==> flow/design.v <==
module b58_cliky
	(
		CLOCK_50,						 
    KEY,
    SW,
    HEX0, HEX1, HEX2, HEX3, HEX4, HEX5, HEX6, HEX7,
		PLOT_X,
		PLOT_Y,
		PLOT_COLOUR,
		PLOT_EN
	);
	input			CLOCK_50;				 
	input   [9:0]   SW;
	input   [3:0]   KEY;
    output 	[6:0]   HEX0, HEX1, HEX2, HEX3, HEX4, HEX5, HEX6, HEX7;
	output	[7:0]	PLOT_X;
	output	[7:0]	PLOT_Y;
	output	[2:0]	PLOT_COLOUR;
	output			PLOT_EN;
   wire resetn;
   assign resetn = SW[0];
	wire [2:0] colour;
	wire [7:0] x;
        wire [7:0] y;
	wire writeEn;
	assign PLOT_X = x;
	assign PLOT_Y = y;
	assign PLOT_COLOUR = colour;
	assign PLOT_EN = writeEn;
   wire [2:0] next_square, curr_square;
   wire [6:0] next_colour;
   wire [2:0] curr_colour;
   wire [3:0] next_mode, curr_mode;
   wire [15:0] score, high_score;
   wire [3:0] lives;
   wire times_up, have_pressed, correct_answer;
   wire [9:0] squares_drawn;
   wire [19:0] current_state, next_state;
   wire [4:0] pressed_key;
   top_clicky top(
   		.clk(CLOCK_50),
   		.resetn(resetn),
   		.restart(SW[9]),
   		.key1(~KEY[3]), .key2(~KEY[2]), .key3(~KEY[1]), .key4(~KEY[0]),
   		.next_square(next_square), 
		.curr_square(curr_square),
   		.next_colour(next_colour), 
   		.curr_colour(curr_colour),
   		.next_mode(next_mode), 
   		.curr_mode(curr_mode),
   		.score(score),
  		.high_score(high_score),
  		.lives(lives),
  		.x(x), 
  		.y(y),  
  		.colour(colour),  
  		.times_up(times_up), 
  		.have_pressed(have_pressed), 
  		.correct_answer(correct_answer),
  		.squares_drawn(squares_drawn),
   		.current_state(current_state), 
   		.next_state(next_state),
   		.pressed_key(pressed_key),
   		.plot(writeEn)  
   		);
      hex_display score_1(
        .IN(score[3:0]),
        .OUT(HEX0)
      );
      hex_display score_2(
        .IN(score[7:4]),
        .OUT(HEX1)
      );
	hex_display high_score_1(
        .IN(high_score[3:0]),
        .OUT(HEX6)
      );
	hex_display high_score_2(
        .IN(high_score[7:4]),
        .OUT(HEX7)
      );
      hex_display lives_count(
        .IN(lives),
        .OUT(HEX4)
      );
	assign HEX5 = 7'b1000111;
	assign HEX3 = 7'b0010010;
	assign HEX2 = 7'b1000110;
endmodule
module hex_display(IN, OUT);
   input [3:0] IN;
	 output reg [6:0] OUT;
	 always @(*)
	 begin
		case(IN[3:0])
			4'b0000: OUT = 7'b1000000;
			4'b0001: OUT = 7'b1111001;
			4'b0010: OUT = 7'b0100100;
			4'b0011: OUT = 7'b0110000;
			4'b0100: OUT = 7'b0011001;
			4'b0101: OUT = 7'b0010010;
			4'b0110: OUT = 7'b0000010;
			4'b0111: OUT = 7'b1111000;
			4'b1000: OUT = 7'b0000000;
			4'b1001: OUT = 7'b0011000;
			4'b1010: OUT = 7'b0001000;
			4'b1011: OUT = 7'b0000011;
			4'b1100: OUT = 7'b1000110;
			4'b1101: OUT = 7'b0100001;
			4'b1110: OUT = 7'b0000110;
			4'b1111: OUT = 7'b0001110;
			default: OUT = 7'b0111111;
		endcase
	end
endmodule
 module top_clicky(
   input clk, resetn, restart,
   input key1, key2, key3, key4,
   output wire [2:0] next_square, curr_square,
   output wire [6:0] next_colour, 
   output wire [2:0] curr_colour,
   output wire [3:0] next_mode,
   output wire [3:0] curr_mode,
   output wire [15:0] score,
   output wire [15:0] high_score,
   output wire [3:0] lives,
   output wire [7:0] x, y,
   output wire [2:0] colour,
   output wire times_up, have_pressed, correct_answer,
   output wire [9:0] squares_drawn,
   output wire [19:0] current_state, next_state,
   output wire [4:0] pressed_key,
   output wire plot
   );
    wire [4:0] ld_w_square;
    wire ld_next_square;
    wire update;
    wire reset, set_answer, drawing_bar;
    clicky_datapath d0(
      .clk(clk),
      .resetn(resetn),
      .start(1'd1),
      .reset(reset),
      .ld_w_square(ld_w_square),
      .ld_next_square(ld_next_square),
      .plot(plot),
      .pressed_key(pressed_key),
      .update(update),
      .set_answer(set_answer),
      .drawing_bar(drawing_bar),
      .times_up(times_up),
      .have_pressed(have_pressed), 
      .correct_answer(correct_answer),
      .squares_drawn(squares_drawn),
      .out_x(x),
      .out_y(y),
      .colour(colour),
      .score(score),
      .high_score(high_score),
      .lives(lives),
      .next_square(next_square),
      .next_colour(next_colour),
      .curr_colour(curr_colour),
      .curr_square(curr_square),
      .next_mode(next_mode),
      .curr_mode(curr_mode)
    );
    clicky_control c0(
      .resetn(resetn),
      .start(1'd1),
      .restart(restart),
      .times_up(times_up),
      .clk(clk),
      .key1(key1), 
      .key2(key2), 
      .key3(key3), 
      .key4(key4),
      .have_pressed(have_pressed), 
      .correct_answer(correct_answer),
      .squares_drawn(squares_drawn),
      .lives(lives), 
      .score(score),
      .ld_w_square(ld_w_square),
      .ld_next_square(ld_next_square),
      .plot(plot),
      .pressed_key(pressed_key),
      .update(update),
      .current_state(current_state), 
      .next_state(next_state),
      .reset(reset),
      .set_answer(set_answer),
      .drawing_bar(drawing_bar)
    );
endmodule
module clicky_control(
    input resetn,
    input start, 
    input restart,
    input times_up,
    input clk,
    input key1, key2, key3, key4,
    input have_pressed, correct_answer,
    input [9:0] squares_drawn,
    input [3:0] lives, 
    input [15:0] score,
    output reg [4:0] ld_w_square,
    output reg ld_next_square,
    output reg plot,
    output reg [4:0] pressed_key,
    output reg update,
    output reg [19:0] current_state, next_state,
    output reg reset,
    output reg set_answer,
    output reg drawing_bar
    );
    localparam
    START		           = 20'd1,
    LOAD_W_SQUARE_1		    =	20'd2,
    DRAW_W_SQUARE_1		    =	20'd3,
    DRAW_W_SQUARE_1_WAIT	    =	20'd4,
    LOAD_W_SQUARE_2		    =	20'd5,
    DRAW_W_SQUARE_2		    =	20'd6,
    DRAW_W_SQUARE_2_WAIT	    =	20'd7,
    LOAD_W_SQUARE_3		    =	20'd8,
    DRAW_W_SQUARE_3		    =	20'd9,
    DRAW_W_SQUARE_3_WAIT	    =	20'd10,
    LOAD_W_SQUARE_4		    =  20'd11,
    DRAW_W_SQUARE_4		    =  20'd12,
    DRAW_W_SQUARE_4_WAIT	    =	20'd13,
    LOAD_NEXT_SQUARE		    =  20'd14,
    DRAW_NEXT_SQUARE		    =	20'd15,
    DRAW_NEXT_SQUARE_WAIT	    =	20'd16,
    LOAD_LEFT_BAR           =    20'd30,
    DRAW_LEFT_BAR           =    20'd31,
    DRAW_LEFT_BAR_WAIT      =    20'd32,
    LOAD_RIGHT_BAR          =    20'd33,
    DRAW_RIGHT_BAR          =    20'd34,
    DRAW_RIGHT_BAR_WAIT     =    20'd35,
    WAIT_ANSWER		    =	20'd17,
    PRESSED_KEY_1_WAIT	    =	20'd19,
    PRESSED_KEY_2_WAIT	    =	20'd21,
    PRESSED_KEY_3_WAIT	    =	20'd23,
    PRESSED_KEY_4_WAIT	    =	20'd25,
    TIMES_UP			    =	20'd26,
    UPDATE_SCORE		    =	20'd27,
    RESTART			   	    =	20'd28,
    RESTART_WAIT	        =   20'd29,
	UPDATE_SCORE_WAIT		=   20'd36;
    always@(*)
    begin: state_table 
            case (current_state)
              START: next_state = start ? LOAD_W_SQUARE_1 : START;
              LOAD_W_SQUARE_1: next_state = DRAW_W_SQUARE_1;
              DRAW_W_SQUARE_1: next_state = (squares_drawn < 10'd256) ? DRAW_W_SQUARE_1 : DRAW_W_SQUARE_1_WAIT;
              DRAW_W_SQUARE_1_WAIT: next_state = LOAD_W_SQUARE_2;
              LOAD_W_SQUARE_2: next_state = DRAW_W_SQUARE_2;
              DRAW_W_SQUARE_2: next_state = (squares_drawn < 10'd256) ? DRAW_W_SQUARE_2 : DRAW_W_SQUARE_2_WAIT;
              DRAW_W_SQUARE_2_WAIT: next_state = LOAD_W_SQUARE_3;
              LOAD_W_SQUARE_3: next_state = DRAW_W_SQUARE_3;
              DRAW_W_SQUARE_3: next_state = (squares_drawn < 10'd256) ? DRAW_W_SQUARE_3 : DRAW_W_SQUARE_3_WAIT;
              DRAW_W_SQUARE_3_WAIT: next_state = LOAD_W_SQUARE_4;
              LOAD_W_SQUARE_4: next_state = DRAW_W_SQUARE_4;
              DRAW_W_SQUARE_4: next_state = (squares_drawn < 10'd256) ? DRAW_W_SQUARE_4 : DRAW_W_SQUARE_4_WAIT;
              DRAW_W_SQUARE_4_WAIT: next_state = LOAD_NEXT_SQUARE;
              LOAD_NEXT_SQUARE: next_state = DRAW_NEXT_SQUARE;
              DRAW_NEXT_SQUARE: next_state = (squares_drawn < 10'd256) ? DRAW_NEXT_SQUARE : DRAW_NEXT_SQUARE_WAIT;
              DRAW_NEXT_SQUARE_WAIT: next_state = LOAD_LEFT_BAR;
              LOAD_LEFT_BAR: next_state = DRAW_LEFT_BAR;
              DRAW_LEFT_BAR: next_state = (squares_drawn < 10'd480) ? DRAW_LEFT_BAR : DRAW_LEFT_BAR_WAIT;
              DRAW_LEFT_BAR_WAIT: next_state = LOAD_RIGHT_BAR;
              LOAD_RIGHT_BAR: next_state = DRAW_RIGHT_BAR;
              DRAW_RIGHT_BAR: next_state = (squares_drawn < 10'd480) ? DRAW_RIGHT_BAR : DRAW_RIGHT_BAR_WAIT;
              DRAW_RIGHT_BAR_WAIT: next_state = WAIT_ANSWER;
              WAIT_ANSWER:
                    begin
		              if (times_up == 1'b1)
                            next_state = TIMES_UP;
                      else if ((key1 == 1'b1) && (have_pressed == 1'b0))
                        	next_state = PRESSED_KEY_1_WAIT;
                      else if ((key2 == 1'b1) && (have_pressed == 1'b0))
                        	next_state = PRESSED_KEY_2_WAIT;
                      else if ((key3 == 1'b1) && (have_pressed == 1'b0))
                        	next_state = PRESSED_KEY_3_WAIT;
                      else if ((key4 == 1'b1) && (have_pressed == 1'b0))
                        	next_state = PRESSED_KEY_4_WAIT;
                      else
                        	next_state = WAIT_ANSWER;	
                    end
		    PRESSED_KEY_1_WAIT:
			begin
				if ((times_up == 1'b0) && (key1 == 1'b0))
					next_state = WAIT_ANSWER;
				else if (times_up == 1'b1)
					next_state = TIMES_UP;
				else
					next_state = PRESSED_KEY_1_WAIT;
			end
            PRESSED_KEY_2_WAIT:
			begin
				if ((times_up == 1'b0) && (key2 == 1'b0))
					next_state = WAIT_ANSWER;
				else if (times_up == 1'b1)
					next_state = TIMES_UP;
				else
					next_state = PRESSED_KEY_2_WAIT;
			end
            PRESSED_KEY_3_WAIT:
			begin
				if ((times_up == 1'b0) && (key3 == 1'b0))
					next_state = WAIT_ANSWER;
				else if (times_up == 1'b1)
					next_state = TIMES_UP;
				else
					next_state = PRESSED_KEY_3_WAIT;
			end
            PRESSED_KEY_4_WAIT:
			begin
				if ((times_up == 1'b0) && (key4 == 1'b0))
					next_state = WAIT_ANSWER;
				else if (times_up == 1'b1)
					next_state = TIMES_UP;
				else
					next_state = PRESSED_KEY_4_WAIT;
			end
                TIMES_UP: next_state = UPDATE_SCORE;
                UPDATE_SCORE: next_state = UPDATE_SCORE_WAIT;
					 UPDATE_SCORE_WAIT: next_state = (lives != 4'd0) ? LOAD_W_SQUARE_1 : RESTART;
                RESTART: next_state = restart ? RESTART_WAIT : RESTART;
                RESTART_WAIT: next_state = restart ? RESTART_WAIT : START;
            default:     next_state = START;
        endcase
    end
    always @(*)
    begin: enable_signals
	    set_answer = 1'b0;
      	reset = 1'b0;
      	ld_w_square = 5'd0;
		ld_next_square = 1'b0;
      	plot = 1'b0;
		pressed_key = 5'd0;
		update = 1'b0;
		drawing_bar = 1'b0;
        case (current_state)
           START:
             	begin
                reset = 1'b1;
                end
           LOAD_W_SQUARE_1: 
                begin
                set_answer = 1'b1;
                ld_w_square = 5'd1;
                end
           LOAD_W_SQUARE_2: 
                begin
                ld_w_square = 5'd2;
                end
           LOAD_W_SQUARE_3: 
                begin
                ld_w_square = 5'd3;
                end
           LOAD_W_SQUARE_4: 
                begin
                ld_w_square = 5'd4;
                end
           LOAD_NEXT_SQUARE: 
                begin
                ld_next_square = 1'b1;
                end
           LOAD_LEFT_BAR:
                begin
                ld_w_square = 5'd5;
                end
           LOAD_RIGHT_BAR:
                begin
                ld_w_square = 5'd6;
                end
           DRAW_W_SQUARE_1:
             	begin
                plot = 1'b1;
                end
           DRAW_W_SQUARE_2:
             	begin
                plot = 1'b1;
                end
           DRAW_W_SQUARE_3:
             	begin
                plot = 1'b1;
                end
           DRAW_W_SQUARE_4:
             	begin
                plot = 1'b1;
                end
           DRAW_NEXT_SQUARE:
             	begin
                plot = 1'b1;
                end
           DRAW_LEFT_BAR:
             	begin
                plot = 1'b1;
                drawing_bar = 1'b1;
                end
           DRAW_RIGHT_BAR:
             	begin
                plot = 1'b1;
                drawing_bar = 1'b1;
                end
           PRESSED_KEY_1_WAIT:
                begin
                pressed_key = 5'd1;
                end
           PRESSED_KEY_2_WAIT:
                begin
                pressed_key = 5'd2;
                end
           PRESSED_KEY_3_WAIT:
                begin
                pressed_key = 5'd3;
                end
           PRESSED_KEY_4_WAIT:
           	    begin
                pressed_key = 5'd4;
                end
           UPDATE_SCORE:
             	begin
                update = 1'b1;
                end
        endcase
    end 
    always@(posedge clk)
    begin: state_FFs
      if(!resetn || !start)
            current_state <= START;
        else
            current_state <= next_state;
    end 
endmodule
module clicky_datapath(
   input clk,
   input resetn,
   input start,
   input reset,
   input [4:0] ld_w_square,
   input ld_next_square,
   input plot,
   input [4:0] pressed_key,
   input update,
   input set_answer,
   input drawing_bar,
   output times_up,
   output reg have_pressed, correct_answer,
   output reg [9:0] squares_drawn,  
   output reg [7:0] out_x, out_y,
   output reg [2:0] colour, 
   output reg [15:0] score,
   output reg [15:0] high_score,
   output reg [3:0] lives,  
   output reg [2:0] next_square,
   output reg [6:0] next_colour,
   output reg [2:0] curr_colour,
   output reg [2:0] curr_square,
   output reg [3:0] next_mode,
   output reg [3:0] curr_mode
    );
    localparam
    w_square_1_x		=	8'd30,
    w_square_1_y		=	8'd52,
    w_square_2_x		=	8'd60,
    w_square_2_y		=	8'd52,
    w_square_3_x		=	8'd90,
    w_square_3_y		=	8'd52,
    w_square_4_x		=	8'd120,
    w_square_4_y		=	8'd52,
    left_bar_x          =   8'd0,
    right_bar_x         =   8'd156,
    bar_y               =   8'd0,
    black			=      3'b000,
    blue			=      3'b001,
    green			=      3'b010,
    cyan			=      3'b011,
    red			    =	   3'b100,
    pink			=      3'b101,
    yellow			=	   3'b110,
    white		    =	   3'b111;
    reg [17:0] max_count;
    reg inc_life, dec_life, inc_speed, dec_speed, inc_score, dec_score;
   rate_divider rate_div(
   			.clk(clk), 
   			.resetn(resetn),
   			.reset(reset), 
   			.max_count(max_count),
   		    .enable(times_up)
   		    );
   reg [7:0] x,y;
   reg [2:0] c;  
   reg [9:0] ct;
   wire [3:0] x_add = ct[3:0];
   wire [3:0] y_add = ct[7:4];
   wire [1:0] x_add_bar = ct[1:0];
   wire [7:0] y_add_bar = ct[9:2];
   always @(posedge clk)
   begin
		if (next_square >= 3'd4)
		    next_square <= 3'd0;
		else
		    next_square <= next_square + 3'd1;
		if (next_colour >= 7'd100)
		    next_colour <= 7'd0;
		else
		    next_colour <= next_colour + 7'd1;
		if (next_mode >= 4'd10)
		    next_mode <= 4'd0;
		else
		    next_mode <= next_mode + 7'd1;
       if (set_answer == 1'b1)
           correct_answer <= 1'b0;
        if (reset == 1'b1)
        begin
        x <= 8'd0;
        y <= 8'd0;
        c <= 3'd0;
        inc_speed <= 0;
        dec_speed <= 0;
        inc_life <= 0;
		  dec_life <= 0;
		  inc_score <= 0;
		  dec_score <= 0;
        have_pressed <= 1'd0;
        lives <= 4'd3;
        score <= 16'd0;
		  max_count <= 18'd18_000;
		  curr_mode <= 0;
        end
        if (update == 1'b1)
        begin
					 if (inc_speed)
    	            max_count <= max_count - (18'd1_000);
                if (dec_speed)
                    max_count <= max_count + (18'd1_000);
                if (inc_score)
					     begin
                    score <= score + 1;
						  if (high_score <= score+1)
								high_score <= score +1;
						  end
                if (dec_score)
                    score <= score - 1;
                if (inc_life)
                    lives <= lives + 1;
                if ((dec_life) & (lives != 0)) 
                    lives <= lives - 1;
					 if ((have_pressed == 1'b0) && ((curr_colour == 3'd0) || (curr_colour == 3'd1)) && (lives != 3'd0))
					     lives <= lives -1;
		    if (curr_mode == 4'd0)      
		    begin
		        if (next_mode == 4'd1)   
		            curr_mode <= 4'd1;
		    end
		    else if (curr_mode == 4'd3)  
		        curr_mode <= 4'd0;
		    else                         
		        curr_mode <= curr_mode + 4'd1;
        end
        if (pressed_key == 5'd1)
            begin
            inc_speed <= 0;
            dec_speed <= 0;
            inc_life <= 0;
            dec_life <= 0;
            inc_score <= 0;
            dec_score <= 0;
            if (curr_mode == 4'd0)
            begin
                if (curr_colour == 3'd4 && curr_square == 3'd1)
                begin
                	inc_speed <= 1'b1;
                end
                else if (curr_colour == 3'd3 && curr_square == 3'd1)
                begin
                        dec_speed <= 1'b1;
                end
                else if (curr_colour == 3'd2 && curr_square == 3'd1)
                begin
                        inc_life <= 1'b1;
                end
                else if (curr_colour == 3'd1)
                begin
                    if (curr_square == 3'd1)
                        inc_score <= 1'b1;
                    else
                        dec_life <= 1'b1;
                end
                else if (curr_colour == 3'd0)
                begin
                    if (curr_square != 3'd1)
                        inc_score <= 1'b1;
                    else
                        dec_life <= 1'b1;
                end
            end
         	else
         	begin
                if (curr_colour == 3'd4 && curr_square == 3'd1)
                begin
                    dec_speed <= 1'b1;
                end
                else if (curr_colour == 3'd3 && curr_square == 3'd1)
                begin
                    inc_speed <= 1'b1;
                end
                else if (curr_colour == 3'd2 && curr_square == 3'd1)
                begin
                     dec_life <= 1'b1;
                end
                else if (curr_colour == 3'd0)
                begin
                    if (curr_square == 3'd1)
                        inc_score <= 1'b1;
                    else
                        dec_life <= 1'b1;
                end
                else if (curr_colour == 3'd1)
                begin
                    if (curr_square != 3'd1)
                        inc_score <= 1'b1;
                    else
                        dec_life <= 1'b1;
                end
         	end    
            have_pressed <= 1'b1;
            end
        if (pressed_key == 5'd2)
            begin
            inc_speed <= 0;
            dec_speed <= 0;
            inc_life <= 0;
            dec_life <= 0;
            inc_score <= 0;
            dec_score <= 0;
            if (curr_mode == 4'd0)
            begin
                if (curr_colour == 3'd4 && curr_square == 3'd2)
                begin
                	inc_speed <= 1'b1;
                end
                else if (curr_colour == 3'd3 && curr_square == 3'd2)
                begin
                        dec_speed <= 1'b1;
                end
                else if (curr_colour == 3'd2 && curr_square == 3'd2)
                begin
                        inc_life <= 1'b1;
                end
                else if (curr_colour == 3'd1)
                begin
                    if (curr_square == 3'd2)
                        inc_score <= 1'b1;
                    else
                        dec_life <= 1'b1;
                end
                else if (curr_colour == 3'd0)
                begin
                    if (curr_square != 3'd2)
                        inc_score <= 1'b1;
                    else
                        dec_life <= 1'b1;
                end
            end
         	else
         	begin
                if (curr_colour == 3'd4 && curr_square == 3'd2)
                begin
                    dec_speed <= 1'b1;
                end
                else if (curr_colour == 3'd3 && curr_square == 3'd2)
                begin
                    inc_speed <= 1'b1;
                end
                else if (curr_colour == 3'd2 && curr_square == 3'd2)
                begin
                     dec_life <= 1'b1;
                end
                else if (curr_colour == 3'd0)
                begin
                    if (curr_square == 3'd2)
                        inc_score <= 1'b1;
                    else
                        dec_life <= 1'b1;
                end
                else if (curr_colour == 3'd1)
                begin
                    if (curr_square != 3'd2)
                        inc_score <= 1'b1;
                    else
                        dec_life <= 1'b1;
                end
         	end    
            have_pressed <= 1'b1;
            end
        if (pressed_key == 5'd3)
            begin
            inc_speed <= 0;
            dec_speed <= 0;
            inc_life <= 0;
            dec_life <= 0;
            inc_score <= 0;
            dec_score <= 0;
            if (curr_mode == 4'd0)
            begin
                if (curr_colour == 3'd4 && curr_square == 3'd3)
                begin
                	inc_speed <= 1'b1;
                end
                else if (curr_colour == 3'd3 && curr_square == 3'd3)
                begin
                        dec_speed <= 1'b1;
                end
                else if (curr_colour == 3'd2 && curr_square == 3'd3)
                begin
                        inc_life <= 1'b1;
                end
                else if (curr_colour == 3'd1)
                begin
                    if (curr_square == 3'd3)
                        inc_score <= 1'b1;
                    else
                        dec_life <= 1'b1;
                end
                else if (curr_colour == 3'd0)
                begin
                    if (curr_square != 3'd3)
                        inc_score <= 1'b1;
                    else
                        dec_life <= 1'b1;
                end
            end
         	else
         	begin
                if (curr_colour == 3'd4 && curr_square == 3'd3)
                begin
                    dec_speed <= 1'b1;
                end
                else if (curr_colour == 3'd3 && curr_square == 3'd3)
                begin
                    inc_speed <= 1'b1;
                end
                else if (curr_colour == 3'd2 && curr_square == 3'd3)
                begin
                     dec_life <= 1'b1;
                end
                else if (curr_colour == 3'd0)
                begin
                    if (curr_square == 3'd3)
                        inc_score <= 1'b1;
                    else
                        dec_life <= 1'b1;
                end
                else if (curr_colour == 3'd1)
                begin
                    if (curr_square != 3'd3)
                        inc_score <= 1'b1;
                    else
                        dec_life <= 1'b1;
                end
         	end    
            have_pressed <= 1'b1;
            end
        if (pressed_key == 5'd4)
            begin
            inc_speed <= 0;
            dec_speed <= 0;
            inc_life <= 0;
            dec_life <= 0;
            inc_score <= 0;
            dec_score <= 0;
            if (curr_mode == 4'd0)
            begin
                if (curr_colour == 3'd4 && curr_square == 3'd4)
                begin
                	inc_speed <= 1'b1;
                end
                else if (curr_colour == 3'd3 && curr_square == 3'd4)
                begin
                        dec_speed <= 1'b1;
                end
                else if (curr_colour == 3'd2 && curr_square == 3'd4)
                begin
                        inc_life <= 1'b1;
                end
                else if (curr_colour == 3'd1)
                begin
                    if (curr_square == 3'd4)
                        inc_score <= 1'b1;
                    else
                        dec_life <= 1'b1;
                end
                else if (curr_colour == 3'd0)
                begin
                    if (curr_square != 3'd4)
                        inc_score <= 1'b1;
                    else
                        dec_life <= 1'b1;
                end
            end
         	else
         	begin
                if (curr_colour == 3'd4 && curr_square == 3'd4)
                begin
                    dec_speed <= 1'b1;
                end
                else if (curr_colour == 3'd3 && curr_square == 3'd4)
                begin
                    inc_speed <= 1'b1;
                end
                else if (curr_colour == 3'd2 && curr_square == 3'd4)
                begin
                     dec_life <= 1'b1;
                end
                else if (curr_colour == 3'd0)
                begin
                    if (curr_square == 3'd4)
                        inc_score <= 1'b1;
                    else
                        dec_life <= 1'b1;
                end
                else if (curr_colour == 3'd1)
                begin
                    if (curr_square != 3'd4)
                        inc_score <= 1'b1;
                    else
                        dec_life <= 1'b1;
                end
         	end    
            have_pressed <= 1'b1;
            end
        if (ld_w_square == 5'd1)
        begin
		      have_pressed <= 1'd0;
            x <= w_square_1_x;
            y <= w_square_1_y;
            c <= white;
				inc_speed <= 0;
            dec_speed <= 0;
            inc_life <= 0;
            dec_life <= 0;
            inc_score <= 0;
            dec_score <= 0;
        end
        else if (ld_w_square == 5'd2)
        begin
            x <= w_square_2_x;
            y <= w_square_2_y;
            c <= white;
        end
        else if (ld_w_square == 5'd3)
        begin
            x <= w_square_3_x;
            y <= w_square_3_y;
            c <= white;
        end
        else if (ld_w_square == 5'd4)
        begin
            x <= w_square_4_x;
            y <= w_square_4_y;
            c <= white;
        end
        else if (ld_w_square == 5'd5)
        begin
            x <= left_bar_x;
            y <= bar_y;
            if (curr_mode == 4'd0)
                c <= black;
            else
                c <= red;
        end
        else if (ld_w_square == 5'd6)
        begin
            x <= right_bar_x;
            y <= bar_y;
            if (curr_mode == 4'd0)
                c <= black;
            else
                c <= red;
        end
       if (ld_next_square == 1'b1)
       begin
	    if (score%5 == 4)
	    begin
	        max_count <= max_count - (18'd1_000);
	    end
	    if (next_colour >= 7'd0 && next_colour <= 7'd44)
	    begin
	            c <= red;
                curr_colour <= 3'd1;
        end
	    else if (next_colour >= 7'd45 && next_colour <= 7'd89)
	    begin
	            c <= yellow;
                curr_colour <= 3'd0;
        end
	    else if (next_colour >= 7'd90 && next_colour <= 7'd94)
	    begin
	            c <= green;
                curr_colour <= 3'd2;
        end
	    else if (next_colour >= 7'd95 && next_colour <= 7'd97)
	    begin
                c <= pink;
                curr_colour <= 3'd4;
        end
	    else if (next_colour >= 7'd98 && next_colour <= 7'd100)
	    begin
		        c <= cyan;
                curr_colour <= 3'd3;
        end
            if (next_square == 3'd1)
            begin
            	x <= w_square_1_x;
            	y <= w_square_1_y;
              	curr_square <= 3'd1;
            end
            else if (next_square == 3'd2)
            begin
            	x <= w_square_2_x;
            	y <= w_square_2_y;
                curr_square <= 3'd2;
            end
            else if (next_square == 3'd3)
            begin
            	x <= w_square_3_x;
            	y <= w_square_3_y;
                curr_square <= 3'd3;
            end
            else if (next_square == 3'd4)
            begin
            	x <= w_square_4_x;
            	y <= w_square_4_y;
                curr_square <= 3'd4;
            end
        end
        if (plot == 1'b0)
            ct <= 0;
        else if (ct == 10'd1023)
            begin
            ct <= 0;
            end
        else if (plot == 1'b1)
            ct <= ct + 1'b1;
        else
            ct <= ct;
        if (plot == 1'b0) 
        begin
            out_x <= 8'b0000_0000;
            out_y <= 8'b0000_0000;
            colour <= 3'b000;
            squares_drawn <= 10'd0;
        end
        else
        begin
            if (drawing_bar == 1'b1)
            begin
                out_x <= x + x_add_bar;
                out_y <= y + y_add_bar;
                colour <= c;
            end
            else
            begin
                out_x <= x + x_add;
                out_y <= y + y_add;
                colour <= c;
            end
            squares_drawn <= squares_drawn + 10'd1;
        end
        if (!resetn)
        begin
            lives <= 4'd3;
            score <= 16'd0;
            have_pressed <= 1'b0;
            correct_answer <= 1'b0;
            next_square <= 3'd1;
            next_colour <= 7'd0;
            squares_drawn <= 10'd0;
            max_count <= 18'd18_000;
            high_score <= 16'd0;
            inc_life <= 0;
            dec_life <= 0;
            inc_speed <= 0;
            dec_speed <= 0;
            inc_score <= 0;
            dec_score <= 0;
            curr_mode <= 0;
            next_mode <= 0;
            curr_colour <= 3'd0;
            curr_square <= 3'd0;
            x <= 8'd0;
            y <= 8'd0;
            c <= 3'd0;
            ct <= 10'd0;
            out_x <= 8'd0;
            out_y <= 8'd0;
            colour <= 3'd0;
        end
    end
endmodule
module rate_divider(
  	input clk,
  	input resetn,
	input reset,
  	input [17:0] max_count, 
  	output reg enable
    );
  	reg [17:0] ct;
    always @(posedge clk)
    begin
		  if (!resetn)
		  begin
		      ct <= 18'd0;
				enable <= 1'b0;
		  end
		  else if (reset)
		  begin
		      ct <= max_count - 1;
				enable <= 1'b0;
		  end
        else if (ct > 0)
        begin
            ct <= ct - 18'd1;
      		enable <= 1'b0;
        end
        else
        begin
            ct <= max_count;
          	enable <= 1'b1;
        end
    end
endmodule
Reports on b58_cliky
The steps from the RTL of b58_cliky to its reports follow in flow order.
Lines are those of the file above, counted from 1.
Operators: Yosys type, input widths -> output width; for muxes data width and select width s.
Cell names lack the library's common part.
{"block": "design", "top": "b58_cliky", "clock_port": "CLOCK_50", "library": "sky130hd", "corner": "tt_025C_1v80"}

After elaboration
Yosys after proc, flatten, opt, wreduce and memory -nomap, before mapping. Print and check cells are not counted.
Yosys's memory passes give these memory sizes; they may raise the number of words (mostly to a power of two), join words into wider ones and drop unused or constant bits.
{"block": "bits", "clocked_rd_ports_x_width": 47, "memories": 6, "ff_bits": 181, "input_bits": 15, "mem_bits_ro": 1328}
{"block": "classes", "logic": 9, "n_mux": 270, "div": 1, "n_reduce_logical": 45, "compare": 17, "equal": 62, "addsub": 17}
{"block": "memory_table", "name": "(no name shown)", "size": 64, "word_bits": 12, "rd": 1, "write_ports": 0, "line_no": 343, "rtl": "case (current_state)"}
{"block": "memory_table", "name": "(no name shown)", "size": 16, "word_bits": 7, "rd": 1, "write_ports": 0, "line_no": 95, "rtl": "case(IN[3:0])"}
{"block": "memory_table", "name": "(no name shown)", "size": 16, "word_bits": 7, "rd": 1, "write_ports": 0, "line_no": 95}
{"block": "memory_table", "name": "(no name shown)", "size": 16, "word_bits": 7, "rd": 1, "write_ports": 0, "line_no": 95}
{"block": "memory_table", "name": "(no name shown)", "size": 16, "word_bits": 7, "rd": 1, "write_ports": 0, "line_no": 95}
{"block": "memory_table", "name": "(no name shown)", "size": 16, "word_bits": 7, "rd": 1, "write_ports": 0, "line_no": 95}
{"block": "ops", "op": "$eq 20x5->1 const B", "n": 12}
{"block": "ops", "op": "$mux 8", "n": 26}
{"block": "ops", "op": "$pmux 6 s32", "n": 1}
{"block": "ops", "op": "$mux 1", "n": 171}
{"block": "ops", "op": "$eq 20x4->1 const B", "n": 8}
{"block": "ops", "op": "$mux 18", "n": 8}
{"block": "ops", "op": "$mux 4", "n": 29}
{"block": "ops", "op": "$eq 20x6->1 const B", "n": 5}
{"block": "ops", "op": "$mod 16x3->32 const B", "n": 1}
{"block": "ops", "op": "$eq 20x3->1 const B", "n": 4}
{"block": "ops", "op": "$mux 3", "n": 24}
{"block": "ops", "op": "$mux 16", "n": 4}
{"block": "ops", "op": "$eq 20x2->1 const B", "n": 2}
{"block": "ops", "op": "$sub 18x1->18 const B", "n": 2}
{"block": "ops", "op": "$le 16x32->1", "n": 1}
{"block": "ops", "op": "$eq 32x3->1 const B", "n": 1}
{"block": "ops", "op": "$ge 7x7->1 const B", "n": 4}
{"block": "ops", "op": "$le 7x7->1 const B", "n": 4}
{"block": "ops", "op": "$logic_and 1x1->1", "n": 27}
{"block": "ops", "op": "$add 10x1->10 const B", "n": 2}
{"block": "ops", "op": "$lt 10x9->1 const B", "n": 2}
{"block": "ops", "op": "$eq 20x1->1 const B", "n": 1}
{"block": "ops", "op": "$eq 5x2->1 const B", "n": 4}
{"block": "ops", "op": "$eq 5x3->1 const B", "n": 4}
{"block": "ops", "op": "$gt 18x1->1 const B", "n": 1}
{"block": "ops", "op": "$add 18x10->18 const B", "n": 1}
{"block": "ops", "op": "$sub 18x10->18 const B", "n": 1}
{"block": "ops", "op": "$eq 3x2->1 const B", "n": 6}
Not listed: further kinds 37, cells in them 65.

Longest topological paths
Yosys ltp: most cells in a row. Word level: on the elaborated netlist, between registers, memories and ports. Mapped: between sequential cells and ports; inverters and the memories' decode and read muxes count.
{"block": "depth", "ltp_word": 15, "ABC_AREA": 0, "depth_mapped": 50, "depth_no_buf": 41}

Synthesis result
Source: synth_stat.txt of the flow (Yosys; design flattened, memories mapped). It holds for the ABC_AREA given above (unset counts as 0); a run with the other value may have another netlist.
Totals and module areas in this step are rounded.
{"block": "mapped", "buffers": 168, "mapped_area_um2": 19000, "ffs": 217, "sequential_area_um2": 4300, "stdcells": 2625}
{"block": "types", "type": "dfxtp_1", "n": 217}
{"block": "types", "type": "nor2_1", "n": 308}
{"block": "types", "type": "ha_1", "n": 86}
{"block": "types", "type": "a21oi_1", "n": 200}
{"block": "types", "type": "nand2_1", "n": 247}
{"block": "types", "type": "o21ai_0", "n": 159}
{"block": "types", "type": "xnor2_1", "n": 81}
{"block": "types", "type": "mux2i_1", "n": 47}
{"block": "types", "type": "nand3_1", "n": 92}
{"block": "types", "type": "clkbuf_1", "n": 113}
{"block": "types", "type": "nor3_1", "n": 80}
{"block": "types", "type": "inv_1", "n": 106}
{"block": "types", "type": "xor2_1", "n": 42}
{"block": "types", "type": "a31oi_1", "n": 43}
{"block": "types", "type": "a21o_1", "n": 34}
{"block": "types", "type": "and2_1", "n": 34}
{"block": "types", "type": "nand4_1", "n": 33}
{"block": "types", "type": "a211oi_1", "n": 27}
Other cell types: 98; their cells: 676.
The figures by module come from a second, unflattened synthesis with its own total; it is not the netlist above.
{"block": "hier_totals", "hier_cells": 2535, "hier_area_um2": 19000}
Each row is one instance without its submodules.
{"block": "by_module", "mod": "clicky_datapath", "n_cells": 1911, "n_inst": 1, "mod_area_um2": 14000, "mod_seq_area_um2": 2800}
{"block": "by_module", "mod": "clicky_control", "n_cells": 238, "n_inst": 1, "mod_area_um2": 2000, "mod_seq_area_um2": 360}
{"block": "by_module", "mod": "rate_divider", "n_cells": 183, "n_inst": 1, "mod_area_um2": 1400, "mod_seq_area_um2": 380}
{"block": "by_module", "mod": "hex_display", "n_cells": 35, "n_inst": 5, "mod_area_um2": 270, "mod_seq_area_um2": 0.0}
{"block": "by_module", "mod": "b58_cliky", "n_cells": 27, "n_inst": 1, "mod_area_um2": 180, "mod_seq_area_um2": 0.0}
{"block": "by_module", "mod": "top_clicky", "n_cells": 1, "n_inst": 1, "mod_area_um2": 3.8, "mod_seq_area_um2": 0.0}

Worst setup path after synthesis
OpenSTA on the mapped netlist: ideal clock, no wires. The path of least setup slack (recovery checks aside). Input and output delay are each 20% of the period. Register names are those of the netlist, which keeps one name where synthesis merged equal registers.
{"block": "synth_path", "path_kind": "reg2reg", "start": "register (no name shown)", "end": "register top.d0.max_count[9]", "driving_pins": 47, "period_ps": 16000, "path_delay_ps": 10797, "t_arrival_ps": 10728, "slack_ps": 5203, "t_required_ps": 15931, "setup_ps": 69, "n_path_buf": 6, "period_less_setup_slack_ps": 10797}
"path_delay_ps" = arrival - input delay + setup time.
"driving_pins": output pins that drive a net of the path, with the launching flip-flop's if there is one; two outputs of one cell count as two.
"period_less_setup_slack_ps" is the clock period less the worst setup slack; recovery checks do not enter. This is arithmetic on one report: input and output delays are still those of the set period (20% each).
The rows between start and end are the longest chain of elaborated cells between them; the timing report does not say that the signal goes this way. Where chains are equally long, one stands for them.
A line is the first line of the expression or statement that the cell stems from. Yosys adds cells for indexed reads and writes and turns some case tables into memories.
A register here has more assigning lines than the two given.
{"block": "synth_via", "cell_sequence": "dfxtp_1 -> buf_2 -> nor2_2 -> inv_2 -> ha_1 -> nor2b_1 -> buf_2 -> a31oi_1 -> o21ai_1 -> or4_4 -> o211a_1 -> buf_6 -> o32ai_4 -> xnor2_1 -> or4_4 -> or2_1 -> o21a_1 -> or3_1 -> [11 not listed] -> nor4_2 -> o21ai_2 -> xnor2_2 -> ha_1 -> o21ai_0 -> mux2i_1 -> o21ai_1 -> nand3_1 -> nor3_2 -> mux2_4 -> buf_2 -> o21ai_1 -> o31ai_1 -> nor4_1 -> o211ai_1 -> nor3_4 -> mux2_2 -> o21ai_1", "elab_chain_cells": 4, "cone_cells": 4}
{"block": "synth_rtl", "item": "from (decl)", "line_no": 454}
{"block": "synth_rtl", "item": "from (assign)", "line_no": 541}
{"block": "synth_rtl", "item": "from (assign)", "line_no": 546}
{"block": "synth_rtl", "item": "$mod 16x3->32", "line_no": 886}
{"block": "synth_rtl", "item": "$eq 32x3->1", "line_no": 886}
{"block": "synth_rtl", "item": "$mux 18", "line_no": 886}
{"block": "synth_rtl", "item": "$mux 18", "line_no": 884, "rtl": "if (ld_next_square == 1'b1)"}
{"block": "synth_rtl", "item": "to (assign)", "line_no": 538, "rtl": "max_count <= max_count + (18'd1_000);"}
{"block": "synth_rtl", "item": "to (assign)", "line_no": 888, "rtl": "max_count <= max_count - (18'd1_000);"}
{"block": "synth_rtl", "item": "to (decl)", "line_no": 484, "rtl": "reg [17:0] max_count;"}

Path in the finished layout
From the final timing report of flow run 1: the path of least setup slack in the routed layout; clock arrival at registers is part of the times.
The report prints the path's times to 10 ps; the period is as set.
{"block": "layout_path", "path_kind": "reg2reg", "start": "register (no name shown)", "end": "register top.d0.max_count[9]", "n_path_buf": 7, "driving_pins": 46, "t_required_ps": 13540, "slack_ps": 610, "t_arrival_ps": 12930, "setup_ps": 160, "period_ps": 13100}
The rows between start and end are the longest chain of elaborated cells between them; the timing report does not say that the signal goes this way. Where chains are equally long, one stands for them.
A register here has more assigning lines than the two given.
{"block": "layout_via", "cell_sequence": "dfxtp_1 -> inv_1 -> ha_1 -> or3b_1 -> nor4_4 -> o21ai_1 -> or4_4 -> o211a_1 -> buf_6 -> mux2_2 -> o32a_1 -> or4_4 -> or2_1 -> o21a_1 -> or3_1 -> buf_2 -> mux2i_1 -> a211oi_4 -> [10 not listed] -> o21ai_4 -> xnor2_2 -> ha_1 -> o21ai_0 -> mux2i_1 -> o21ai_2 -> nand3_2 -> nor3_4 -> mux2_4 -> buf_2 -> a2111oi_1 -> o2111ai_1 -> a31o_2 -> nor3_4 -> buf_4 -> buf_6 -> mux2i_1 -> o21ai_1", "elab_chain_cells": 4, "cone_cells": 4}
{"block": "layout_rtl", "item": "from (decl)", "line_no": 454}
{"block": "layout_rtl", "item": "from (assign)", "line_no": 541}
{"block": "layout_rtl", "item": "from (assign)", "line_no": 546}
{"block": "layout_rtl", "item": "$mod 16x3->32", "line_no": 886}
{"block": "layout_rtl", "item": "$eq 32x3->1", "line_no": 886}
{"block": "layout_rtl", "item": "$mux 18", "line_no": 886}
{"block": "layout_rtl", "item": "$mux 18", "line_no": 884, "rtl": "if (ld_next_square == 1'b1)"}
{"block": "layout_rtl", "item": "to (assign)", "line_no": 538, "rtl": "max_count <= max_count + (18'd1_000);"}
{"block": "layout_rtl", "item": "to (assign)", "line_no": 888, "rtl": "max_count <= max_count - (18'd1_000);"}
{"block": "layout_rtl", "item": "to (decl)", "line_no": 484, "rtl": "reg [17:0] max_count;"}

Add stored flow runs of b58_cliky

Design b58_cliky on sky130hd. What follows are 4 stored runs of the flow, each under its own settings; their order means nothing. The constraints put input and output delay at 20% of the set period each and load the outputs with 0.01 pF.
"power_total_uw": no workload was simulated; the value follows from the tool's default switching activity.
The results are shown rounded.

Flow run 1
==> flow/run.sh <==
#!/bin/bash
# the make line also repeats the synthesis and layout settings of config.mk as NAME=value (left out here)
make -C /OpenROAD-flow-scripts/flow DESIGN_CONFIG=/design/flow/config.mk WORK_HOME=/design/flow/orfs CLKGATE_MAP_FILE= finish
==> flow/config.mk <==
export PLATFORM = sky130hd
export DESIGN_NAME = b58_cliky
export DESIGN_NICKNAME = b58_cliky
export VERILOG_FILES = /design/flow/design.v
export SDC_FILE = /design/flow/constraint.sdc
export NUM_CORES = 4
export LEC_CHECK = 0
export ABC_AREA = 0
export CAP_MARGIN = 25
export CELL_PAD_IN_SITES_GLOBAL_PLACEMENT = 3
export CORE_MARGIN = 2
export CORE_UTILIZATION = 24
export GPL_ROUTABILITY_DRIVEN = 0
export GPL_TIMING_DRIVEN = 0
export HOLD_SLACK_MARGIN = 0.15
export MAX_ROUTING_LAYER = met4
export MIN_ROUTING_LAYER = met2
export PLACE_DENSITY_LB_ADDON = 0.26
export SLEW_MARGIN = 0
export TNS_END_PERCENT = 5
==> flow/constraint.sdc <==
create_clock -name core_clock -period 13.1 [get_ports {CLOCK_50}]
set_input_delay 2.6200 -clock core_clock [delete_from_list [all_inputs] [get_ports {CLOCK_50}]]
set_output_delay 2.6200 -clock core_clock [all_outputs]
set_load 0.01 [all_outputs]

==> results of flow run 1, as JSON <==
{
  "finish.utilization_pct": 29,
  "setup_ws_ps": 610,
  "timing.setup.tns_ps": 0,
  "cell_area_final_um2": 22000,
  "synthArea_um2": 19000,
  "die_footprint_um2": 81000,
  "power_total_uw": 1900
}

Flow run 2
==> flow/run.sh <==
#!/bin/bash
# the make line also repeats the synthesis and layout settings of config.mk as NAME=value (left out here)
make -C /OpenROAD-flow-scripts/flow DESIGN_CONFIG=/design/flow/config.mk WORK_HOME=/design/flow/orfs CLKGATE_MAP_FILE= finish
==> flow/config.mk <==
export PLATFORM = sky130hd
export DESIGN_NAME = b58_cliky
export DESIGN_NICKNAME = b58_cliky
export VERILOG_FILES = /design/flow/design.v
export SDC_FILE = /design/flow/constraint.sdc
export NUM_CORES = 4
export LEC_CHECK = 0
export CAP_MARGIN = 20
export CORE_MARGIN = 2
export CORE_UTILIZATION = 40
export PLACE_DENSITY = 0.6
export SETUP_SLACK_MARGIN = -0.32
export SLEW_MARGIN = 20
==> flow/constraint.sdc <==
create_clock -name core_clock -period 15.2 [get_ports {CLOCK_50}]
set_input_delay 3.0400 -clock core_clock [delete_from_list [all_inputs] [get_ports {CLOCK_50}]]
set_output_delay 3.0400 -clock core_clock [all_outputs]
set_load 0.01 [all_outputs]

==> results of flow run 2, as JSON <==
{
  "synthArea_um2": 19000,
  "finish.utilization_pct": 44,
  "setup_ws_ps": 970,
  "die_footprint_um2": 49000,
  "timing.setup.tns_ps": 0,
  "cell_area_final_um2": 21000,
  "power_total_uw": 1600
}

Flow run 3
==> flow/run.sh <==
#!/bin/bash
# the make line also repeats the synthesis and layout settings of config.mk as NAME=value (left out here)
make -C /OpenROAD-flow-scripts/flow DESIGN_CONFIG=/design/flow/config.mk WORK_HOME=/design/flow/orfs CLKGATE_MAP_FILE= finish
==> flow/config.mk <==
export PLATFORM = sky130hd
export DESIGN_NAME = b58_cliky
export DESIGN_NICKNAME = b58_cliky
export VERILOG_FILES = /design/flow/design.v
export SDC_FILE = /design/flow/constraint.sdc
export NUM_CORES = 4
export LEC_CHECK = 0
export CAP_MARGIN = 20
export CELL_PAD_IN_SITES_DETAIL_PLACEMENT = 0
export CELL_PAD_IN_SITES_GLOBAL_PLACEMENT = 1
export CORE_ASPECT_RATIO = 0.52
export CORE_MARGIN = 5
export CORE_UTILIZATION = 29
export PLACE_DENSITY_LB_ADDON = 0.13
export SLEW_MARGIN = 20
==> flow/constraint.sdc <==
create_clock -name core_clock -period 9.65 [get_ports {CLOCK_50}]
set_input_delay 1.9300 -clock core_clock [delete_from_list [all_inputs] [get_ports {CLOCK_50}]]
set_output_delay 1.9300 -clock core_clock [all_outputs]
set_load 0.01 [all_outputs]

==> results of flow run 3, as JSON <==
{
  "power_total_uw": 2600,
  "cell_area_final_um2": 26000,
  "timing.setup.tns_ps": -12000,
  "finish.utilization_pct": 41,
  "die_footprint_um2": 71000,
  "synthArea_um2": 19000,
  "setup_ws_ps": -750
}

Flow run 4
==> flow/run.sh <==
#!/bin/bash
# the make line also repeats the synthesis and layout settings of config.mk as NAME=value (left out here)
make -C /OpenROAD-flow-scripts/flow DESIGN_CONFIG=/design/flow/config.mk WORK_HOME=/design/flow/orfs CLKGATE_MAP_FILE= finish
==> flow/config.mk <==
export PLATFORM = sky130hd
export DESIGN_NAME = b58_cliky
export DESIGN_NICKNAME = b58_cliky
export VERILOG_FILES = /design/flow/design.v
export SDC_FILE = /design/flow/constraint.sdc
export NUM_CORES = 4
export LEC_CHECK = 0
export CAP_MARGIN = 20
export CELL_PAD_IN_SITES_DETAIL_PLACEMENT = 2
export CELL_PAD_IN_SITES_GLOBAL_PLACEMENT = 3
export CORE_MARGIN = 2
export CORE_UTILIZATION = 15
export CTS_CLUSTER_DIAMETER = 145
export CTS_CLUSTER_SIZE = 45
export GPL_ROUTABILITY_DRIVEN = 0
export GPL_TIMING_DRIVEN = 1
export HOLD_SLACK_MARGIN = 0.28
export MAX_ROUTING_LAYER = met4
export PLACE_DENSITY_LB_ADDON = 0.02
export SLEW_MARGIN = 25
==> flow/constraint.sdc <==
create_clock -name core_clock -period 24.4 [get_ports {CLOCK_50}]
set_input_delay 4.8800 -clock core_clock [delete_from_list [all_inputs] [get_ports {CLOCK_50}]]
set_output_delay 4.8800 -clock core_clock [all_outputs]
set_load 0.01 [all_outputs]

==> results of flow run 4, as JSON <==
{
  "setup_ws_ps": 8800,
  "power_total_uw": 1000,
  "timing.setup.tns_ps": 0,
  "cell_area_final_um2": 22000,
  "die_footprint_um2": 130000,
  "finish.utilization_pct": 18,
  "synthArea_um2": 19000
}
